==> flow/design.v <==
module fix_mul(
	output reg overflow, 
	output reg [16-1:0] z, 
	input [16-1:0] a, b 
);
reg sign;
reg [16-1:0] abs_a, abs_b;
reg [2*16-1:0] abs_r_result;
always@(*) begin
	sign = a[16-1] ^ b[16-1];
	abs_a = a[16-1] ? ~a + 1 : a;
	abs_b = b[16-1] ? ~b + 1 : b;
	abs_r_result = abs_a[16-1:0] * abs_b[16-1:0];
	z = sign ? ~abs_r_result[16-1+10:10] + 1 : abs_r_result[16-1+10:10];
	if(abs_r_result[2*16-2:16-1+10] > 0) overflow = 1'b1;
	else overflow = 1'b0;
end
endmodule
module fix_div(
	output reg overflow, 
	output reg [16-1:0] z, 
	input [16-1:0] a, b 
);
reg sign;
reg [2*16-1:0] abs_a;
reg [16-1:0] abs_b;
reg [2*16-1:0] abs_r_result;
always@(*) begin
	sign = a[16-1] ^ b[16-1];
	abs_a[16-1:0] = 0;
	abs_a[16-1+10:10] = a[16-1] ? ~a + 1 : a;
	abs_a[2*16-1:16+10] = 0;
	abs_b = b[16-1] ? ~b + 1 : b;
	abs_r_result = abs_a[2*16-1:0] / {{16{1'b0}},abs_b[16-1:0]};
	z = sign ? ~abs_r_result[16-1:0] + 1 : abs_r_result[16-1:0];
	if(abs_r_result[2*16-2:16] > 0 || abs_b == 0) overflow = 1'b1;
	else overflow = 1'b0;
end
endmodule
module fix_add(
	output reg overflow, 
	output reg [16-1:0] z, 
	input [16-1:0] a, b 
);
reg [16:0] ext_a, ext_b, r_result;
always@(*) begin
	ext_a = {a[16-1],a};
	ext_b = {b[16-1],b};
	r_result = ext_a + ext_b;
	z = r_result[16-1:0];
	if(r_result[16] != r_result[16-1]) overflow = 1'b1;
	else overflow = 1'b0;
end
endmodule
module fix_mac(	 
	output overflow, 
	output [16-1:0] z, 
	input [16-1:0] a, b, c 
);
wire u_fix_mul_overflow;
wire [16-1:0] u_fix_mul_z;
fix_mul u_fix_mul(
	.overflow(u_fix_mul_overflow), 
	.z(u_fix_mul_z), 
	.a(a), .b(b) 
);
wire u_fix_add_overflow;
wire [16-1:0] u_fix_add_z;
fix_add u_fix_add(
	.overflow(u_fix_add_overflow), 
	.z(u_fix_add_z), 
	.a(u_fix_mul_z), .b(c) 
);
assign z = u_fix_add_z;
assign overflow = u_fix_mul_overflow | u_fix_add_overflow;
endmodule
module fix_sdc(	 
	output overflow, 
	output [16-1:0] z, 
	input [16-1:0] a, b, c 
);
wire [16-1:0] minus_b = ~b + 1;
wire u_fix_sub_overflow;
wire [16-1:0] u_fix_sub_z;
fix_add u_fix_sub(
	.overflow(u_fix_sub_overflow), 
	.z(u_fix_sub_z), 
	.a(a), .b(minus_b) 
);
wire u_fix_div_overflow;
wire [16-1:0] u_fix_div_z;
fix_div u_fix_div(
	.overflow(u_fix_div_overflow), 
	.z(u_fix_div_z), 
	.a(u_fix_sub_z), .b(c) 
);
assign z = u_fix_div_z;
assign overflow = u_fix_sub_overflow | u_fix_div_overflow;
endmodule
module fixu(
	output reg ack, 
	output reg overflow, 
	output reg [16-1:0] z, 
	input [16-1:0] a, b, c, 
	input fn, 
	input req, 
	input enable, 
	input rstn, clk 
);
reg [16-1:0] u_fix_mac_a, u_fix_mac_b, u_fix_mac_c;
wire [16-1:0] u_fix_mac_z;
wire u_fix_mac_overflow;
fix_mac u_fix_mac(
	.a(u_fix_mac_a), .b(u_fix_mac_b), .c(u_fix_mac_c), 
	.z(u_fix_mac_z), .overflow(u_fix_mac_overflow) 
);
reg [16-1:0] u_fix_sdc_a, u_fix_sdc_b, u_fix_sdc_c;
wire [16-1:0] u_fix_sdc_z;
wire u_fix_sdc_overflow;
fix_sdc u_fix_sdc(
	.a(u_fix_sdc_a), .b(u_fix_sdc_b), .c(u_fix_sdc_c), 
	.z(u_fix_sdc_z), .overflow(u_fix_sdc_overflow)
);
reg [1:0] req_d;
always@(negedge rstn or posedge clk) begin
	if(!rstn) req_d <= 2'b00;
	else if(enable) begin
		req_d[1] <= req_d[0];
		req_d[0] <= req;
	end
end
wire req_x = ^req_d;
reg [4:0] cnt;
always@(negedge rstn or posedge clk) begin
	if(!rstn) begin
		cnt <= 5'd0;
		ack <= 1'b0;
		z <= 0;
		overflow <= 1'b0;
	end
	else if(enable) begin
		if(cnt == 5'd0) begin
			if(req_x) begin
				case(fn)
					1'd0: begin
						cnt <= 5'd2;
						u_fix_mac_a <= a;
						u_fix_mac_b <= b;
						u_fix_mac_c <= c;
					end
					1'd1: begin
						cnt <= 5'd10;
						u_fix_sdc_a <= a;
						u_fix_sdc_b <= b;
						u_fix_sdc_c <= c;
					end
					default: begin
						u_fix_mac_a <= u_fix_mac_a;
						u_fix_mac_b <= u_fix_mac_b;
						u_fix_mac_c <= u_fix_mac_c;
						u_fix_sdc_a <= u_fix_sdc_a;
						u_fix_sdc_b <= u_fix_sdc_b;
						u_fix_sdc_c <= u_fix_sdc_c;
					end
				endcase
			end
		end
		else begin
			cnt <= cnt - 5'd1;
			if(cnt == 5'd1) begin
				ack <= ~ack;
				case(fn)
					1'd0: begin
						z <= u_fix_mac_z;
						overflow <= u_fix_mac_overflow;
					end
					1'd1: begin
						z <= u_fix_sdc_z;
						overflow <= u_fix_sdc_overflow;
					end
					default: begin
						z <= z;
						overflow <= overflow;
					end
				endcase
			end
		end
	end
end
endmodule
module fix_hpf_table(
	input sel_hpf_0p008, sel_hpf_0p002, sel_hpf_0p00025, 
	output [15:0] hpf_b1, hpf_b2, 
	output [15:0] hpf_a1, hpf_a2
);
assign hpf_b1 = sel_hpf_0p008 ? 16'd732		: sel_hpf_0p002 ? 16'd931	: sel_hpf_0p00025 ? 16'd1011	: 16'd1024;
assign hpf_b2 = sel_hpf_0p008 ? -16'd732	: sel_hpf_0p002 ? -16'd931	: sel_hpf_0p00025 ? -16'd1011	: 16'd1024;
assign hpf_a1 = sel_hpf_0p008 ? -16'd1024	: sel_hpf_0p002 ? -16'd1024	: sel_hpf_0p00025 ? -16'd1024	: 16'd1024;
assign hpf_a2 = sel_hpf_0p008 ? 16'd441		: sel_hpf_0p002 ? 16'd838	: sel_hpf_0p00025 ? 16'd998		: 16'd1024;
endmodule
module fix_lpf_table(
	input sel_lpf_0p1875, sel_lpf_0p325, sel_lpf_0p75, 
	output [15:0] lpf_b1, lpf_b2, lpf_b3, lpf_b4, lpf_b5, lpf_b6, 
	output [15:0] lpf_a1, lpf_a2, lpf_a3, lpf_a4, lpf_a5, lpf_a6
);
assign lpf_b1 = sel_lpf_0p1875 ? 16'd30		: sel_lpf_0p325 ? 16'd54	: sel_lpf_0p75 ? 16'd321	: 16'd1024;
assign lpf_b2 = sel_lpf_0p1875 ? -16'd55	: sel_lpf_0p325 ? -16'd3	: sel_lpf_0p75 ? 16'd1362	: 16'd1024;
assign lpf_b3 = sel_lpf_0p1875 ? 16'd33		: sel_lpf_0p325 ? 16'd56	: sel_lpf_0p75 ? 16'd2518	: 16'd1024;
assign lpf_b4 = sel_lpf_0p1875 ? 16'd33		: sel_lpf_0p325 ? 16'd56	: sel_lpf_0p75 ? 16'd2518	: 16'd1024;
assign lpf_b5 = sel_lpf_0p1875 ? -16'd55	: sel_lpf_0p325 ? -16'd3	: sel_lpf_0p75 ? 16'd1362	: 16'd1024;
assign lpf_b6 = sel_lpf_0p1875 ? 16'd30		: sel_lpf_0p325 ? 16'd54	: sel_lpf_0p75 ? 16'd321	: 16'd1024;
assign lpf_a1 = sel_lpf_0p1875 ? 16'd1024	: sel_lpf_0p325 ? 16'd1024	: sel_lpf_0p75 ? 16'd1024	: 16'd1024;
assign lpf_a2 = sel_lpf_0p1875 ? -16'd3507	: sel_lpf_0p325 ? -16'd2266	: sel_lpf_0p75 ? 16'd2270	: 16'd1024;
assign lpf_a3 = sel_lpf_0p1875 ? 16'd5000	: sel_lpf_0p325 ? 16'd2479	: sel_lpf_0p75 ? 16'd2647	: 16'd1024;
assign lpf_a4 = sel_lpf_0p1875 ? -16'd3656	: sel_lpf_0p325 ? -16'd1413	: sel_lpf_0p75 ? 16'd1729	: 16'd1024;
assign lpf_a5 = sel_lpf_0p1875 ? 16'd1366	: sel_lpf_0p325 ? 16'd444	: sel_lpf_0p75 ? 16'd631	: 16'd1024;
assign lpf_a6 = sel_lpf_0p1875 ? -16'd206	: sel_lpf_0p325 ? -16'd53	: sel_lpf_0p75 ? 16'd100	: 16'd1024;
endmodule
module fix_audio_ns(
	output reg ack, 
	output reg overflow, 
	output reg [16-1:0] tx_data, 
	input [16-1:0] rx_data, 
	input [16+16+16+4-1:0] conf, 
	input req, 
	input enable, 
	input rstn, clk 
);
reg [5:0] cst;
localparam
	st_error = (53^(53>>1)),
	st_done = (52^(52>>1)),
	st_vol = (51^(51>>1)), st_load_vol = (50^(50>>1)),
	st_vol_idle = (49^(49>>1)),
	st_kal_update_eec = (48^(48>>1)), st_kal_update_load_eec = (47^(47>>1)),
	st_kal_update_es = (46^(46>>1)), st_kal_update_load_es = (45^(45>>1)),
	st_kal_update_k = (44^(44>>1)),
	st_kal_update_k_load = (43^(43>>1)), st_kal_update_k_1 = (42^(42>>1)),
	st_kal_idle = (40^(40>>1)),
	st_lpf_y0 = (38^(38>>1)), st_lpf_a1 = (37^(37>>1)), 
	st_lpf_a6 = (36^(36>>1)), st_lpf_load_a6 = (35^(35>>1)), 
	st_lpf_a5 = (34^(34>>1)), st_lpf_load_a5 = (33^(33>>1)), 
	st_lpf_a4 = (32^(32>>1)), st_lpf_load_a4 = (31^(31>>1)), 
	st_lpf_a3 = (30^(30>>1)), st_lpf_load_a3 = (29^(29>>1)), 
	st_lpf_a2 = (28^(28>>1)), st_lpf_load_a2 = (27^(27>>1)), 
	st_lpf_b6 = (26^(26>>1)), st_lpf_load_b6 = (25^(25>>1)), 
	st_lpf_b5 = (24^(24>>1)), st_lpf_load_b5 = (23^(23>>1)), 
	st_lpf_b4 = (22^(22>>1)), st_lpf_load_b4 = (21^(21>>1)), 
	st_lpf_b3 = (20^(20>>1)), st_lpf_load_b3 = (19^(19>>1)), 
	st_lpf_b2 = (18^(18>>1)), st_lpf_load_b2 = (17^(17>>1)), 
	st_lpf_b1 = (16^(16>>1)), st_lpf_load_b1 = (15^(15>>1)), 
	st_lpf_shift = (14^(14>>1)),
	st_hpf_y0 = (13^(13>>1)),
	st_hpf_a1 = (12^(12>>1)), st_hpf_load_a1 = (11^(11>>1)), 
	st_hpf_a2 = (10^(10>>1)), st_hpf_load_a2 = (09^(09>>1)), 
	st_hpf_b2 = (08^(08>>1)), st_hpf_load_b2 = (07^(07>>1)), 
	st_hpf_b1 = (06^(06>>1)), st_hpf_load_b1 = (05^(05>>1)), 
	st_hpf_shift = (04^(04>>1)),
	st_in_vol = (03^(03>>1)), st_load_in_vol = (02^(02>>1)),
	st_in_vol_idle = (01^(01>>1)),
	st_idle = (00^(00>>1));
wire [1:0] sel_hpf = conf[1:0];
wire sel_hpf_0p008 = sel_hpf == 2'b11;
wire sel_hpf_0p002 = sel_hpf == 2'b10;
wire sel_hpf_0p00025 = sel_hpf == 2'b01;
wire disable_hpf = sel_hpf == 2'b00;
wire [15:0] hpf_b1, hpf_b2, hpf_a1, hpf_a2;
fix_hpf_table u_fix_hpf_table(
	sel_hpf_0p008, sel_hpf_0p002, sel_hpf_0p00025, 
	hpf_b1, hpf_b2, 
	hpf_a1, hpf_a2
);
wire [1:0] sel_lpf = conf[3:2];
wire sel_lpf_0p75 = sel_lpf == 2'b01;
wire sel_lpf_0p325 = sel_lpf == 2'b10;
wire sel_lpf_0p1875 = sel_lpf == 2'b11;
wire disable_lpf = sel_lpf == 2'b00;
wire [15:0] lpf_b1, lpf_b2, lpf_b3, lpf_b4, lpf_b5, lpf_b6;
wire [15:0] lpf_a1, lpf_a2, lpf_a3, lpf_a4, lpf_a5, lpf_a6;
fix_lpf_table u_fix_lpf_table(
	sel_lpf_0p1875, sel_lpf_0p325, sel_lpf_0p75, 
	lpf_b1, lpf_b2, lpf_b3, lpf_b4, lpf_b5, lpf_b6, 
	lpf_a1, lpf_a2, lpf_a3, lpf_a4, lpf_a5, lpf_a6
);
wire [16-1:0] kal_pnc = conf[16+4-1:4];
wire disable_kal = kal_pnc == {16{1'b0}};
wire [16-1:0] kal_mnc = 16'd1024;
wire [16-1:0] vol = conf[16+16+4-1:16+4];
wire disable_vol = vol == 16'd1024;
wire [16-1:0] in_vol = conf[16+16+16+4-1:16+16+4];
wire disable_in_vol = in_vol == 16'd1024;
wire u_fixu_ack;
wire u_fixu_overflow;
wire [16-1:0] u_fixu_z;
reg [16-1:0] u_fixu_a, u_fixu_b, u_fixu_c;
reg u_fixu_fn;
reg u_fixu_req;
fixu u_fixu(
	.ack(u_fixu_ack), 
	.overflow(u_fixu_overflow), 
	.z(u_fixu_z), 
	.a(u_fixu_a), .b(u_fixu_b), .c(u_fixu_c), 
	.fn(u_fixu_fn), 
	.req(u_fixu_req), 
	.enable(enable), 
	.rstn(rstn), .clk(clk) 
);
reg [1:0] req_d, u_fixu_ack_d;
always@(negedge rstn or posedge clk) begin
	if(!rstn) begin
		req_d <= 2'b00;
		u_fixu_ack_d <= 2'b00;
	end
	else if(enable) begin
		req_d[1] <= req_d[0];
		req_d[0] <= req;
		u_fixu_ack_d[1] <= u_fixu_ack_d[0];
		u_fixu_ack_d[0] <= u_fixu_ack;
	end
end
wire req_x = ^req_d;
wire u_fixu_ack_x = ^u_fixu_ack_d;
reg [16-1:0] data;
reg [16-1:0] hpf_x0, hpf_x1;
reg [16-1:0] hpf_y0, hpf_y1;
reg [16-1:0] lpf_x0, lpf_x1, lpf_x2, lpf_x3, lpf_x4, lpf_x5;
reg [16-1:0] lpf_y0, lpf_y1, lpf_y2, lpf_y3, lpf_y4, lpf_y5;
reg [15:0] kal_k, kal_es, kal_eec;
wire [15:0] kal_es_nst = kal_es;
wire [15:0] kal_eec_nst = kal_eec + kal_pnc;
always@(negedge rstn or posedge clk) begin
	if(!rstn) begin
		cst <= st_idle;
		data <= 0;
		u_fixu_fn <= 1'b0;
		u_fixu_req <= 1'b0;
		u_fixu_a <= 0;
		u_fixu_b <= 0;
		u_fixu_c <= 0;
		hpf_x0 <= 0; hpf_x1 <= 0;
		hpf_y0 <= 0; hpf_y1 <= 0;
		lpf_x0 <= 0; lpf_x1 <= 0; lpf_x2 <= 0; lpf_x3 <= 0; lpf_x4 <= 0; lpf_x5 <= 0;
		lpf_y0 <= 0; lpf_y1 <= 0; lpf_y2 <= 0; lpf_y3 <= 0; lpf_y4 <= 0; lpf_y5 <= 0;
		kal_k <= 0; kal_es <= 0; kal_eec <= 0;
		overflow <= 1'b0;
		ack <= 1'b0;
	end
	else if(enable) begin
		case(cst)
			st_idle: 
				if(req_x) begin
					cst <= st_in_vol_idle;
					data <= rx_data;
					overflow <= 1'b0;
				end
			st_in_vol_idle: begin
				if(disable_in_vol) cst <= st_hpf_shift;
				else cst <= st_load_in_vol;
			end
			st_load_in_vol: begin
				cst <= st_in_vol;
				u_fixu_fn <= 1'b0;
				u_fixu_req <= ~u_fixu_req;
				u_fixu_a <= data;
				u_fixu_b <= in_vol;
				u_fixu_c <= 0;
			end
			st_in_vol:
				if(u_fixu_ack_x) begin
					if(u_fixu_overflow) cst <= st_error;
					else begin
						cst <= st_hpf_shift;
						data <= u_fixu_z;
					end
				end
			st_hpf_shift: begin
				if(disable_hpf) cst <= st_lpf_shift;
				else cst <= st_hpf_load_b1;
				hpf_x0 <= data; hpf_x1 <= hpf_x0;
				hpf_y1 <= hpf_y0;
			end
			st_hpf_load_b1: begin
				cst <= st_hpf_b1;
				u_fixu_fn <= 1'b0;
				u_fixu_req <= ~u_fixu_req;
				u_fixu_a <= hpf_b1;
				u_fixu_b <= hpf_x0;
				u_fixu_c <= 0;
			end
			st_hpf_b1: 
				if(u_fixu_ack_x) begin
					if(u_fixu_overflow) cst <= st_error;
					else cst <= st_hpf_load_b2;
				end
			st_hpf_load_b2: begin
				cst <= st_hpf_b2;
				u_fixu_fn <= 1'b0;
				u_fixu_req <= ~u_fixu_req;
				u_fixu_a <= hpf_b2;
				u_fixu_b <= hpf_x1;
				u_fixu_c <= u_fixu_z;
			end
			st_hpf_b2: 
				if(u_fixu_ack_x) begin
					if(u_fixu_overflow) cst <= st_error;
					else begin
						cst <= st_hpf_load_a2;
						data <= u_fixu_z;
					end
				end
			st_hpf_load_a2: begin
				cst <= st_hpf_a2;
				u_fixu_fn <= 1'b0;
				u_fixu_req <= ~u_fixu_req;
				u_fixu_a <= hpf_a2;
				u_fixu_b <= hpf_y1;
				u_fixu_c <= 0;
			end
			st_hpf_a2: 
				if(u_fixu_ack_x) begin
					if(u_fixu_overflow) cst <= st_error;
					else cst <= st_hpf_load_a1;
				end
			st_hpf_load_a1: begin
				cst <= st_hpf_y0;
				u_fixu_fn <= 1'b1;
				u_fixu_req <= ~u_fixu_req;
				u_fixu_a <= data;
				u_fixu_b <= u_fixu_z;
				u_fixu_c <= hpf_a1;
			end
			st_hpf_y0: 
				if(u_fixu_ack_x) begin
					if(u_fixu_overflow) cst <= st_error;
					else begin
						cst <= st_lpf_shift;
						hpf_y0 <= u_fixu_z;
						data <= u_fixu_z;
					end
				end
			st_lpf_shift: begin
				if(disable_lpf) cst <= st_kal_idle;
				else cst <= st_lpf_load_b1;
				lpf_x0 <= data;
				lpf_x1 <= lpf_x0; lpf_x2 <= lpf_x1; lpf_x3 <= lpf_x2; lpf_x4 <= lpf_x3; lpf_x5 <= lpf_x4;
				lpf_y1 <= lpf_y0; lpf_y2 <= lpf_y1; lpf_y3 <= lpf_y2; lpf_y4 <= lpf_y3; lpf_y5 <= lpf_y4;
			end
			st_lpf_load_b1: begin
				cst <= st_lpf_b1;
				u_fixu_fn <= 1'b0;
				u_fixu_req <= ~u_fixu_req;
				u_fixu_a <= lpf_b1;
				u_fixu_b <= lpf_x0;
				u_fixu_c <= 0;
			end
			st_lpf_b1: 
				if(u_fixu_ack_x) begin
					if(u_fixu_overflow) cst <= st_error;
					else cst <= st_lpf_load_b2;
				end
			st_lpf_load_b2: begin
				cst <= st_lpf_b2;
				u_fixu_fn <= 1'b0;
				u_fixu_req <= ~u_fixu_req;
				u_fixu_a <= lpf_b2;
				u_fixu_b <= lpf_x1;
				u_fixu_c <= u_fixu_z;
			end
			st_lpf_b2: 
				if(u_fixu_ack_x) begin
					if(u_fixu_overflow) cst <= st_error;
					else cst <= st_lpf_load_b3;
				end
			st_lpf_load_b3: begin
				cst <= st_lpf_b3;
				u_fixu_fn <= 1'b0;
				u_fixu_req <= ~u_fixu_req;
				u_fixu_a <= lpf_b3;
				u_fixu_b <= lpf_x2;
				u_fixu_c <= u_fixu_z;
			end
			st_lpf_b3: 
				if(u_fixu_ack_x) begin
					if(u_fixu_overflow) cst <= st_error;
					else cst <= st_lpf_load_b4;
				end
			st_lpf_load_b4: begin
				cst <= st_lpf_b4;
				u_fixu_fn <= 1'b0;
				u_fixu_req <= ~u_fixu_req;
				u_fixu_a <= lpf_b4;
				u_fixu_b <= lpf_x3;
				u_fixu_c <= u_fixu_z;
			end
			st_lpf_b4: 
				if(u_fixu_ack_x) begin
					if(u_fixu_overflow) cst <= st_error;
					else cst <= st_lpf_load_b5;
				end
			st_lpf_load_b5: begin
				cst <= st_lpf_b5;
				u_fixu_fn <= 1'b0;
				u_fixu_req <= ~u_fixu_req;
				u_fixu_a <= lpf_b5;
				u_fixu_b <= lpf_x4;
				u_fixu_c <= u_fixu_z;
			end
			st_lpf_b5: 
				if(u_fixu_ack_x) begin
					if(u_fixu_overflow) cst <= st_error;
					else cst <= st_lpf_load_b6;
				end
			st_lpf_load_b6: begin
				cst <= st_lpf_b6;
				u_fixu_fn <= 1'b0;
				u_fixu_req <= ~u_fixu_req;
				u_fixu_a <= lpf_b6;
				u_fixu_b <= lpf_x5;
				u_fixu_c <= u_fixu_z;
			end
			st_lpf_b6: 
				if(u_fixu_ack_x) begin
					if(u_fixu_overflow) cst <= st_error;
					else begin
						cst <= st_lpf_load_a2;
						data <= u_fixu_z;
					end
				end
			st_lpf_load_a2: begin
				cst <= st_lpf_a2;
				u_fixu_fn <= 1'b0;
				u_fixu_req <= ~u_fixu_req;
				u_fixu_a <= lpf_a2;
				u_fixu_b <= lpf_y1;
				u_fixu_c <= 0;
			end
			st_lpf_a2: 
				if(u_fixu_ack_x) begin
					if(u_fixu_overflow) cst <= st_error;
					else cst <= st_lpf_load_a3;
				end
			st_lpf_load_a3: begin
				cst <= st_lpf_a3;
				u_fixu_fn <= 1'b0;
				u_fixu_req <= ~u_fixu_req;
				u_fixu_a <= lpf_a3;
				u_fixu_b <= lpf_y2;
				u_fixu_c <= u_fixu_z;
			end
			st_lpf_a3: 
				if(u_fixu_ack_x) begin
					if(u_fixu_overflow) cst <= st_error;
					else cst <= st_lpf_load_a4;
				end
			st_lpf_load_a4: begin
				cst <= st_lpf_a4;
				u_fixu_fn <= 1'b0;
				u_fixu_req <= ~u_fixu_req;
				u_fixu_a <= lpf_a4;
				u_fixu_b <= lpf_y3;
				u_fixu_c <= u_fixu_z;
			end
			st_lpf_a4: 
				if(u_fixu_ack_x) begin
					if(u_fixu_overflow) cst <= st_error;
					else cst <= st_lpf_load_a5;
				end
			st_lpf_load_a5: begin
				cst <= st_lpf_a5;
				u_fixu_fn <= 1'b0;
				u_fixu_req <= ~u_fixu_req;
				u_fixu_a <= lpf_a5;
				u_fixu_b <= lpf_y4;
				u_fixu_c <= u_fixu_z;
			end
			st_lpf_a5: 
				if(u_fixu_ack_x) begin
					if(u_fixu_overflow) cst <= st_error;
					else cst <= st_lpf_load_a6;
				end
			st_lpf_load_a6: begin
				cst <= st_lpf_a6;
				u_fixu_fn <= 1'b0;
				u_fixu_req <= ~u_fixu_req;
				u_fixu_a <= lpf_a6;
				u_fixu_b <= lpf_y5;
				u_fixu_c <= u_fixu_z;
			end
			st_lpf_a6: 
				if(u_fixu_ack_x) begin
					if(u_fixu_overflow) cst <= st_error;
					else cst <= st_lpf_a1;
				end
			st_lpf_a1: begin
				cst <= st_lpf_y0;
				u_fixu_fn <= 1'b1;
				u_fixu_req <= ~u_fixu_req;
				u_fixu_a <= data;
				u_fixu_b <= u_fixu_z;
				u_fixu_c <= lpf_a1;
			end
			st_lpf_y0: 
				if(u_fixu_ack_x) begin
					if(u_fixu_overflow) cst <= st_error;
					else begin
						cst <= st_kal_idle;
						lpf_y0 <= u_fixu_z;
						data <= u_fixu_z;
					end
				end
			st_kal_idle: begin
				if(disable_kal) cst <= st_vol_idle;
				else cst <= st_kal_update_k_1;
			end
			st_kal_update_k_1: begin
				cst <= st_kal_update_k_load;
				kal_k <= kal_eec_nst + kal_mnc;
			end
			st_kal_update_k_load: begin
				cst <= st_kal_update_k;
				u_fixu_fn <= 1'b1;
				u_fixu_req <= ~u_fixu_req;
				u_fixu_a <= kal_eec_nst;
				u_fixu_b <= 0;
				u_fixu_c <= kal_k;
			end
			st_kal_update_k: 
				if(u_fixu_ack_x) begin
					if(u_fixu_overflow) cst <= st_error;
					else begin
						cst <= st_kal_update_load_es;
						kal_k <= u_fixu_z;
					end
				end
			st_kal_update_load_es: begin
				cst <= st_kal_update_es;
				u_fixu_fn <= 1'b0;
				u_fixu_req <= ~u_fixu_req;
				u_fixu_a <= kal_k;
				u_fixu_b <= data + (~kal_es_nst + 1);
				u_fixu_c <= kal_es_nst;
			end
			st_kal_update_es: 
				if(u_fixu_ack_x) begin
					if(u_fixu_overflow) cst <= st_error;
					else begin
						cst <= st_kal_update_load_eec;
						kal_es <= u_fixu_z;
					end
				end
			st_kal_update_load_eec: begin
				cst <= st_kal_update_eec;
				u_fixu_fn <= 1'b0;
				u_fixu_req <= ~u_fixu_req;
				u_fixu_a <= ~kal_k + 1;
				u_fixu_b <= kal_eec_nst;
				u_fixu_c <= kal_eec_nst;
			end
			st_kal_update_eec: 
				if(u_fixu_ack_x) begin
					if(u_fixu_overflow) cst <= st_error;
					else begin
						cst <= st_vol_idle;
						kal_eec <= u_fixu_z;
						data <= kal_es;
					end
				end
			st_vol_idle: begin
				if(disable_vol) cst <= st_done;
				else cst <= st_load_vol;
			end
			st_load_vol: begin
				cst <= st_vol;
				u_fixu_fn <= 1'b0;
				u_fixu_req <= ~u_fixu_req;
				u_fixu_a <= data;
				u_fixu_b <= vol;
				u_fixu_c <= 0;
			end
			st_vol:
				if(u_fixu_ack_x) begin
					if(u_fixu_overflow) cst <= st_error;
					else begin
						cst <= st_done;
						data <= u_fixu_z;
					end
				end
			st_error: begin
				cst <= st_done;
				overflow <= 1'b1;
			end
			st_done: begin
				cst <= st_idle;
				tx_data <= data;
				ack <= ~ack;
			end
			default: cst <= st_idle;
		endcase
	end
end
endmodule
Step by step through the tools: fix_audio_ns

Each step is given for the RTL above and for the edited RTL.
Lines under "original" count in the file above, lines under "edited" in the edited file.
"change": "edited" minus "original" as printed here. "relative change": 100 x difference / "original".
Operators carry their Yosys type and port widths (W data, S select, Z words).
Cell names lack the library's common part.
The mark -- stands for no value.

Design top: fix_audio_ns
Clock port: clk
Library: sky130hd
Library corner: tt_025C_1v80

The edit

The edit as a unified diff against the file above.
The edit is scripted: it alters the design's behaviour and was not made to optimise anything.

```diff
@@ -328,5 +328,6 @@
 reg [15:0] kal_k, kal_es, kal_eec;
 wire [15:0] kal_es_nst = kal_es;
-wire [15:0] kal_eec_nst = kal_eec + kal_pnc;
+reg [15:0] kal_eec_nst;
+always @(posedge clk) kal_eec_nst <= kal_eec + kal_pnc;
 always@(negedge rstn or posedge clk) begin
 	if(!rstn) begin
```

Elaborated design

Source: Yosys, flattened and elaborated, memories not mapped. Widths are those after wreduce. Registers that Yosys merges into a memory's read port (data or address) are not register bits. Print and check cells do not count. Equal cells are merged and count once.

Bit counts:

| item                  | original | edited | change | relative change (%) |
| register bits         | 519      | 535    | +16    | +3.08 |
| output and inout bits | 18       | 18     | 0      | 0.00 |
| word-level cells      | 333      | 334    | +1     | +0.30 |

Operators by class:

| item                             | original | edited | change | relative change (%) |
| $add $sub $neg                   | 15       | 15     | 0      | 0.00 |
| multiply operators               | 1        | 1      | 0      | 0.00 |
| divide/modulo/power cells        | 1        | 1      | 0      | 0.00 |
| magnitude comparators            | 2        | 2      | 0      | 0.00 |
| equality and inequality tests    | 88       | 88     | 0      | 0.00 |
| muxes and demuxes                | 113      | 113    | 0      | 0.00 |
| bitwise operators                | 19       | 19     | 0      | 0.00 |
| reductions and logical operators | 49       | 49     | 0      | 0.00 |

Operator kinds equal on both sides are left out: 68.

Longest topological paths

Depth = most cells in a row (Yosys ltp): at word level without a register or memory, in the mapped netlist without a sequential cell, where the memories' decode and read muxes count.

Depth:

| item                      | original | edited | change | relative change (%) |
| depth in word-level cells | 12       | 12     | 0      | 0.00 |
| ABC_AREA                  | 0        | 0      | --     | -- |
| mapped depth              | 489      | 486    | -3     | -0.61 |

Mapped cells and area

Yosys stat after the flow's synthesis: flattened, memories mapped to cells. It holds for the ABC_AREA given above (unset counts as 0); a run with the other value may have another netlist.

Cell types:

| cell type | original | edited | change | relative change (%) |
| nand2_1   | 743      | 1192   | +449   | +60.43 |
| mux2_2    | 356      | 193    | -163   | -45.79 |
| a22oi_1   | 67       | 116    | +49    | +73.13 |
| nor3_1    | 198      | 161    | -37    | -18.69 |
| a21o_1    | 167      | 203    | +36    | +21.56 |
| a21oi_1   | 453      | 483    | +30    | +6.62 |
| o31ai_1   | 114      | 86     | -28    | -24.56 |
| inv_1     | 387      | 411    | +24    | +6.20 |
| o21ai_0   | 413      | 390    | -23    | -5.57 |
| a221oi_1  | 71       | 53     | -18    | -25.35 |
| dfxtp_1   | 0        | 16     | +16    | -- |
| nor2_1    | 656      | 641    | -15    | -2.29 |
| nand3_1   | 139      | 154    | +15    | +10.79 |
| xor2_1    | 159      | 146    | -13    | -8.18 |
| and2_1    | 90       | 78     | -12    | -13.33 |
| o21bai_1  | 42       | 54     | +12    | +28.57 |
| o21a_1    | 123      | 112    | -11    | -8.94 |
| a211oi_1  | 55       | 44     | -11    | -20.00 |

Cell types equal on both sides are left out: 24.
The list need not be complete.

Mapped netlist:

| item                   | original | edited  | change | relative change (%) |
| cells in the netlist   | 7236     | 7579    | +343   | +4.74 |
| synthesis area (sq um) | 60800.8  | 61355.1 | +554.3 | +0.91 |
| flip-flops             | 519      | 535     | +16    | +3.08 |
| buffers                | 286      | 300     | +14    | +4.90 |

The figures by module come from a second, unflattened synthesis with its own total; it is not the netlist above.

Unflattened totals:

| item                                            | original | edited  | change | relative change (%) |
| cells (unflattened synthesis)                   | 8246     | 7741    | -505   | -6.12 |
| area total of the unflattened synthesis (sq um) | 66134.7  | 66033.3 | -101.4 | -0.15 |

Rows give one instance, submodules left out.

Modules, original:

| module        | instances | cells | area (sq um) |
| fix_div       | 1         | 3762  | 25976.2 |
| fix_audio_ns  | 1         | 2620  | 22685.5 |
| fix_mul       | 1         | 1196  | 9658.0 |
| fixu          | 1         | 190   | 4149.0 |
| fix_add       | 2         | 87    | 719.4 |
| fix_lpf_table | 1         | 196   | 1433.9 |
| fix_hpf_table | 1         | 68    | 486.7 |
| fix_sdc       | 1         | 39    | 300.3 |
| fix_mac       | 1         | 1     | 6.3 |

Modules, edited:

| module        | instances | cells | area (sq um) |
| fix_div       | 1         | 3762  | 25976.2 |
| fix_audio_ns  | 1         | 2190  | 23085.9 |
| fix_mul       | 1         | 1121  | 9156.3 |
| fixu          | 1         | 190   | 4149.0 |
| fix_add       | 2         | 87    | 719.4 |
| fix_lpf_table | 1         | 196   | 1433.9 |
| fix_hpf_table | 1         | 68    | 486.7 |
| fix_sdc       | 1         | 39    | 300.3 |
| fix_mac       | 1         | 1     | 6.3 |

Worst setup path after synthesis

OpenSTA on the mapped netlist: ideal clock, no wires. The path of least setup slack (recovery checks aside). Input and output delay are each 20% of the period. Register names are those of the netlist, which keeps one name where synthesis merged equal registers.

Path post-synthesis:

| item                          | original                       | edited                         | change | relative change (%) |
| path type                     | register to register           | register to register           | --     | -- |
| from                          | register u_fixu.u_fix_sdc_c[0] | register u_fixu.u_fix_sdc_c[0] | --     | -- |
| to                            | register u_fixu.z[14]          | register u_fixu.z[12]          | --     | -- |
| clock period (ps)             | 90000                          | 90000                          | 0      | 0.00 |
| arrival (ps)                  | 92622                          | 89375                          | -3247  | -3.51 |
| required time (ps)            | 89865                          | 89865                          | 0      | 0.00 |
| path slack (ps)               | -2757                          | 490                            | +3247  | -- |
| delay of the path (ps)        | 92757                          | 89510                          | -3247  | -3.50 |
| stages                        | 468                            | 467                            | -1     | -0.21 |
| buffers on the path           | 49                             | 55                             | +6     | +12.24 |
| synthesis period reached (ps) | 92757                          | 89510                          | -3247  | -3.50 |

"delay of the path" is the arrival time less input delay plus setup time.
"stages" counts driving pins, that of a launching flip-flop among them; a cell with two outputs on the path counts twice.
"synthesis period reached" = period - worst setup slack (recovery checks aside). The figure is calculated, with input and output delays left at 20% of the set period.
Between the ends stands the longest chain of elaborated cells between them, by number of cells; it is not shown to be the way that was timed. Of several equally long chains one is given.
A line is the first line of the expression or statement that the cell stems from. Yosys adds cells for indexed reads and writes and turns some case tables into memories.
At most two assigning lines are given for a register; there are more.

Between the ends, post-synthesis, original:
Path through: edfxtp_1 > clkbuf_1 > clkbuf_1 > inv_1 > clkbuf_1 > ha_1 > nor3b_2 > a41oi_1 > xnor2_1 > nand4_2 > or3_1 > buf_2 > or3_1 > nor2_1 > ha_1 > o31ai_1 > o21ai_0 > nand2b_1 > [... 432 more ...] > nor2_1 > a21oi_1 > ha_1 > a21o_1 > a21o_1 > a21oi_1 > o211ai_1 > or3b_2 > or4_1 > nand4b_1 > nor4_1 > ha_1 > nand3_1 > nor2_1 > a41oi_1 > xor2_1 > a21oi_1 > o21ai_0
Length of the longest elaborated chain: 8
Elaborated cells between the ends (all ways): 8
RTL lines with such cells: 4

Ends and longest elaborated chain, post-synthesis, original:

| item             | RTL line | text |
| from (decl)      | 117      | `reg [16-1:0] u_fix_sdc_a, u_fix_sdc_b, u_fix_sdc_c;` |
| from (assign)    | 155      | `u_fix_sdc_c <= c;` |
| from (assign)    | 163      | `u_fix_sdc_c <= u_fix_sdc_c;` |
| $not A16 Y16     | 33       | `abs_b = b[16-1] ? ~b + 1 : b;` |
| $add A16 B1 Y16  | 33       |  |
| $mux W16         | 33       |  |
| $div A26 B16 Y32 | 34       | `abs_r_result = abs_a[2*16-1:0] / {{16{1'b0}},abs_b[16-1:0]};` |
| $not A16 Y16     | 35       | `z = sign ? ~abs_r_result[16-1:0] + 1 : abs_r_result[16-1:0];` |
| $add A16 B1 Y16  | 35       |  |
| $mux W16         | 35       |  |
| $pmux W16 S2     | 172      | `case(fn)` |
| to (assign)      | 174      | `z <= u_fix_mac_z;` |
| to (assign)      | 178      | `z <= u_fix_sdc_z;` |
| to (decl)        | 103      | `output reg [16-1:0] z,` |

Between the ends, post-synthesis, edited:
Path through: edfxtp_1 > clkbuf_1 > clkinv_1 > clkbuf_1 > ha_1 > buf_2 > or3b_1 > a221oi_2 > and2_1 > nand2_1 > nor2_1 > ha_1 > o21a_1 > nor3_1 > nand2_1 > nor2_1 > ha_1 > a21oi_1 > [... 431 more ...] > ha_1 > a21o_1 > a21o_1 > a21oi_1 > nor2_1 > a211oi_1 > o21ai_0 > a211oi_1 > nand2_1 > nand4bb_1 > a2111oi_1 > ha_1 > inv_1 > nor2_1 > a21oi_1 > xor2_1 > a21oi_1 > o21ai_0
Length of the longest elaborated chain: 8
Elaborated cells between the ends (all ways): 8
RTL lines with such cells: 4

Ends and longest elaborated chain, post-synthesis, edited:

| item             | RTL line | text |
| from (decl)      | 117      | `reg [16-1:0] u_fix_sdc_a, u_fix_sdc_b, u_fix_sdc_c;` |
| from (assign)    | 155      | `u_fix_sdc_c <= c;` |
| from (assign)    | 163      | `u_fix_sdc_c <= u_fix_sdc_c;` |
| $not A16 Y16     | 33       | `abs_b = b[16-1] ? ~b + 1 : b;` |
| $add A16 B1 Y16  | 33       |  |
| $mux W16         | 33       |  |
| $div A26 B16 Y32 | 34       | `abs_r_result = abs_a[2*16-1:0] / {{16{1'b0}},abs_b[16-1:0]};` |
| $not A16 Y16     | 35       | `z = sign ? ~abs_r_result[16-1:0] + 1 : abs_r_result[16-1:0];` |
| $add A16 B1 Y16  | 35       |  |
| $mux W16         | 35       |  |
| $pmux W16 S2     | 172      | `case(fn)` |
| to (assign)      | 174      | `z <= u_fix_mac_z;` |
| to (assign)      | 178      | `z <= u_fix_sdc_z;` |
| to (decl)        | 103      | `output reg [16-1:0] z,` |

Worst path after layout

From the final timing report of the runs of pair 1: the path of least setup slack in the routed layout; clock arrival at registers is part of the times.
The path's times are printed in steps of 10 ps; the period is the one set.

Path after layout:

| item                | original                       | edited                         | change | relative change (%) |
| path type           | register to register           | register to register           | --     | -- |
| from                | register u_fixu.u_fix_sdc_c[0] | register u_fixu.u_fix_sdc_c[1] | --     | -- |
| to                  | register u_fixu.z[14]          | register u_fixu.z[14]          | --     | -- |
| clock period (ps)   | 86200                          | 86200                          | 0      | 0.00 |
| arrival (ps)        | 81650                          | 81680                          | +30    | +0.04 |
| required time (ps)  | 86700                          | 86740                          | +40    | +0.05 |
| path slack (ps)     | 5050                           | 5050                           | 0      | -- |
| stages              | 429                            | 441                            | +12    | +2.80 |
| buffers on the path | 14                             | 21                             | +7     | +50.00 |

Between the ends stands the longest chain of elaborated cells between them, by number of cells; it is not shown to be the way that was timed. Of several equally long chains one is given.
At most two assigning lines are given for a register; there are more.

Between the ends, after layout, original:
Path through: edfxtp_1 > buf_4 > nor4_4 > a41oi_2 > xnor2_4 > nand4_2 > or3_4 > or3_1 > nor2_1 > ha_1 > o31ai_1 > o21ai_0 > nand2b_1 > nor2_1 > ha_1 > o211a_1 > a211oi_2 > nor2_2 > [... 393 more ...] > o21ai_0 > ha_1 > a21o_1 > a21oi_1 > o21ai_0 > o21ai_1 > or3b_2 > or4_1 > nand4b_1 > nor4_2 > buf_4 > ha_2 > nand3_4 > nor2_4 > a41oi_1 > xor2_1 > a21oi_1 > o21ai_0
Length of the longest elaborated chain: 8
Elaborated cells between the ends (all ways): 8
RTL lines with such cells: 4

Ends and longest elaborated chain, after layout, original:

| item             | RTL line | text |
| from (decl)      | 117      | `reg [16-1:0] u_fix_sdc_a, u_fix_sdc_b, u_fix_sdc_c;` |
| from (assign)    | 155      | `u_fix_sdc_c <= c;` |
| from (assign)    | 163      | `u_fix_sdc_c <= u_fix_sdc_c;` |
| $not A16 Y16     | 33       | `abs_b = b[16-1] ? ~b + 1 : b;` |
| $add A16 B1 Y16  | 33       |  |
| $mux W16         | 33       |  |
| $div A26 B16 Y32 | 34       | `abs_r_result = abs_a[2*16-1:0] / {{16{1'b0}},abs_b[16-1:0]};` |
| $not A16 Y16     | 35       | `z = sign ? ~abs_r_result[16-1:0] + 1 : abs_r_result[16-1:0];` |
| $add A16 B1 Y16  | 35       |  |
| $mux W16         | 35       |  |
| $pmux W16 S2     | 172      | `case(fn)` |
| to (assign)      | 174      | `z <= u_fix_mac_z;` |
| to (assign)      | 178      | `z <= u_fix_sdc_z;` |
| to (decl)        | 103      | `output reg [16-1:0] z,` |

Between the ends, after layout, edited:
Path through: edfxtp_1 > inv_1 > ha_2 > or4b_1 > or3_1 > a21oi_2 > o211a_1 > nand3_1 > nor2_2 > nand2_1 > nor2_1 > ha_1 > nor4b_2 > nor3_2 > nand2_1 > nor2_1 > ha_1 > o211ai_1 > [... 405 more ...] > nor2_1 > a21oi_1 > ha_1 > a21o_1 > a21o_1 > a21oi_1 > nor2_1 > a211oi_1 > o21ai_0 > a211oi_1 > nand2_1 > nand4bb_1 > a2111oi_4 > ha_4 > a31oi_1 > xnor2_2 > a21oi_1 > o21ai_0
Length of the longest elaborated chain: 8
Elaborated cells between the ends (all ways): 8
RTL lines with such cells: 4

Ends and longest elaborated chain, after layout, edited:

| item             | RTL line | text |
| from (decl)      | 117      | `reg [16-1:0] u_fix_sdc_a, u_fix_sdc_b, u_fix_sdc_c;` |
| from (assign)    | 155      | `u_fix_sdc_c <= c;` |
| from (assign)    | 163      | `u_fix_sdc_c <= u_fix_sdc_c;` |
| $not A16 Y16     | 33       | `abs_b = b[16-1] ? ~b + 1 : b;` |
| $add A16 B1 Y16  | 33       |  |
| $mux W16         | 33       |  |
| $div A26 B16 Y32 | 34       | `abs_r_result = abs_a[2*16-1:0] / {{16{1'b0}},abs_b[16-1:0]};` |
| $not A16 Y16     | 35       | `z = sign ? ~abs_r_result[16-1:0] + 1 : abs_r_result[16-1:0];` |
| $add A16 B1 Y16  | 35       |  |
| $mux W16         | 35       |  |
| $pmux W16 S2     | 172      | `case(fn)` |
| to (assign)      | 174      | `z <= u_fix_mac_z;` |
| to (assign)      | 178      | `z <= u_fix_sdc_z;` |
| to (decl)        | 103      | `output reg [16-1:0] z,` |

Flow runs

Both versions went through the flow (Yosys, OpenROAD) with the same settings in each pair. Constraints: input delay and output delay 20% of the set period each, output load 0.01 pF.

Settings, pair 1:
CORE_UTILIZATION: 40
period_ns: 86.2
CAP_MARGIN: 20
CORE_MARGIN: 2
SLEW_MARGIN: 20

Results, pair 1:

| item                                   | original | edited   | change  | relative change (%) |
| netlist area reported by Yosys (sq um) | 60800.8  | 61355.1  | +554.3  | +0.91 |
| die area (sq um)                       | 155138.0 | 156535.0 | +1397.0 | +0.90 |
| utilization (%)                        | 45.9     | 46.0     | +0.1    | -- |
| lowest setup slack (ps)                | 5052     | 5050     | -2      | -- |
| clock period reached (ps)              | 81148    | 81150    | +2      | 0.00 |

Settings, pair 2:
ABC_AREA: 1
CORE_UTILIZATION: 17
CTS_CLUSTER_SIZE: 18
GPL_TIMING_DRIVEN: 0
MAX_ROUTING_LAYER: met4
PLACE_DENSITY_LB_ADDON: 0.07
SETUP_SLACK_MARGIN: 5.0
SLEW_MARGIN: 35
TNS_END_PERCENT: 15
period_ns: 110.0
CAP_MARGIN: 20
CORE_MARGIN: 2

Results, pair 2:

| item                                   | original | edited   | change  | relative change (%) |
| netlist area reported by Yosys (sq um) | 61733.0  | 62377.3  | +644.3  | +1.04 |
| die area (sq um)                       | 367970.0 | 371789.0 | +3819.0 | +1.04 |
| utilization (%)                        | 20.0     | 20.1     | +0.1    | -- |
| lowest setup slack (ps)                | 15700    | 14770    | -930    | -- |
| clock period reached (ps)              | 94300    | 95230    | +930    | +0.99 |

By "clock period reached" is meant the clock period of the run minus its worst setup slack. This is arithmetic on one report: input and output delays are still those of the set period (20% each).
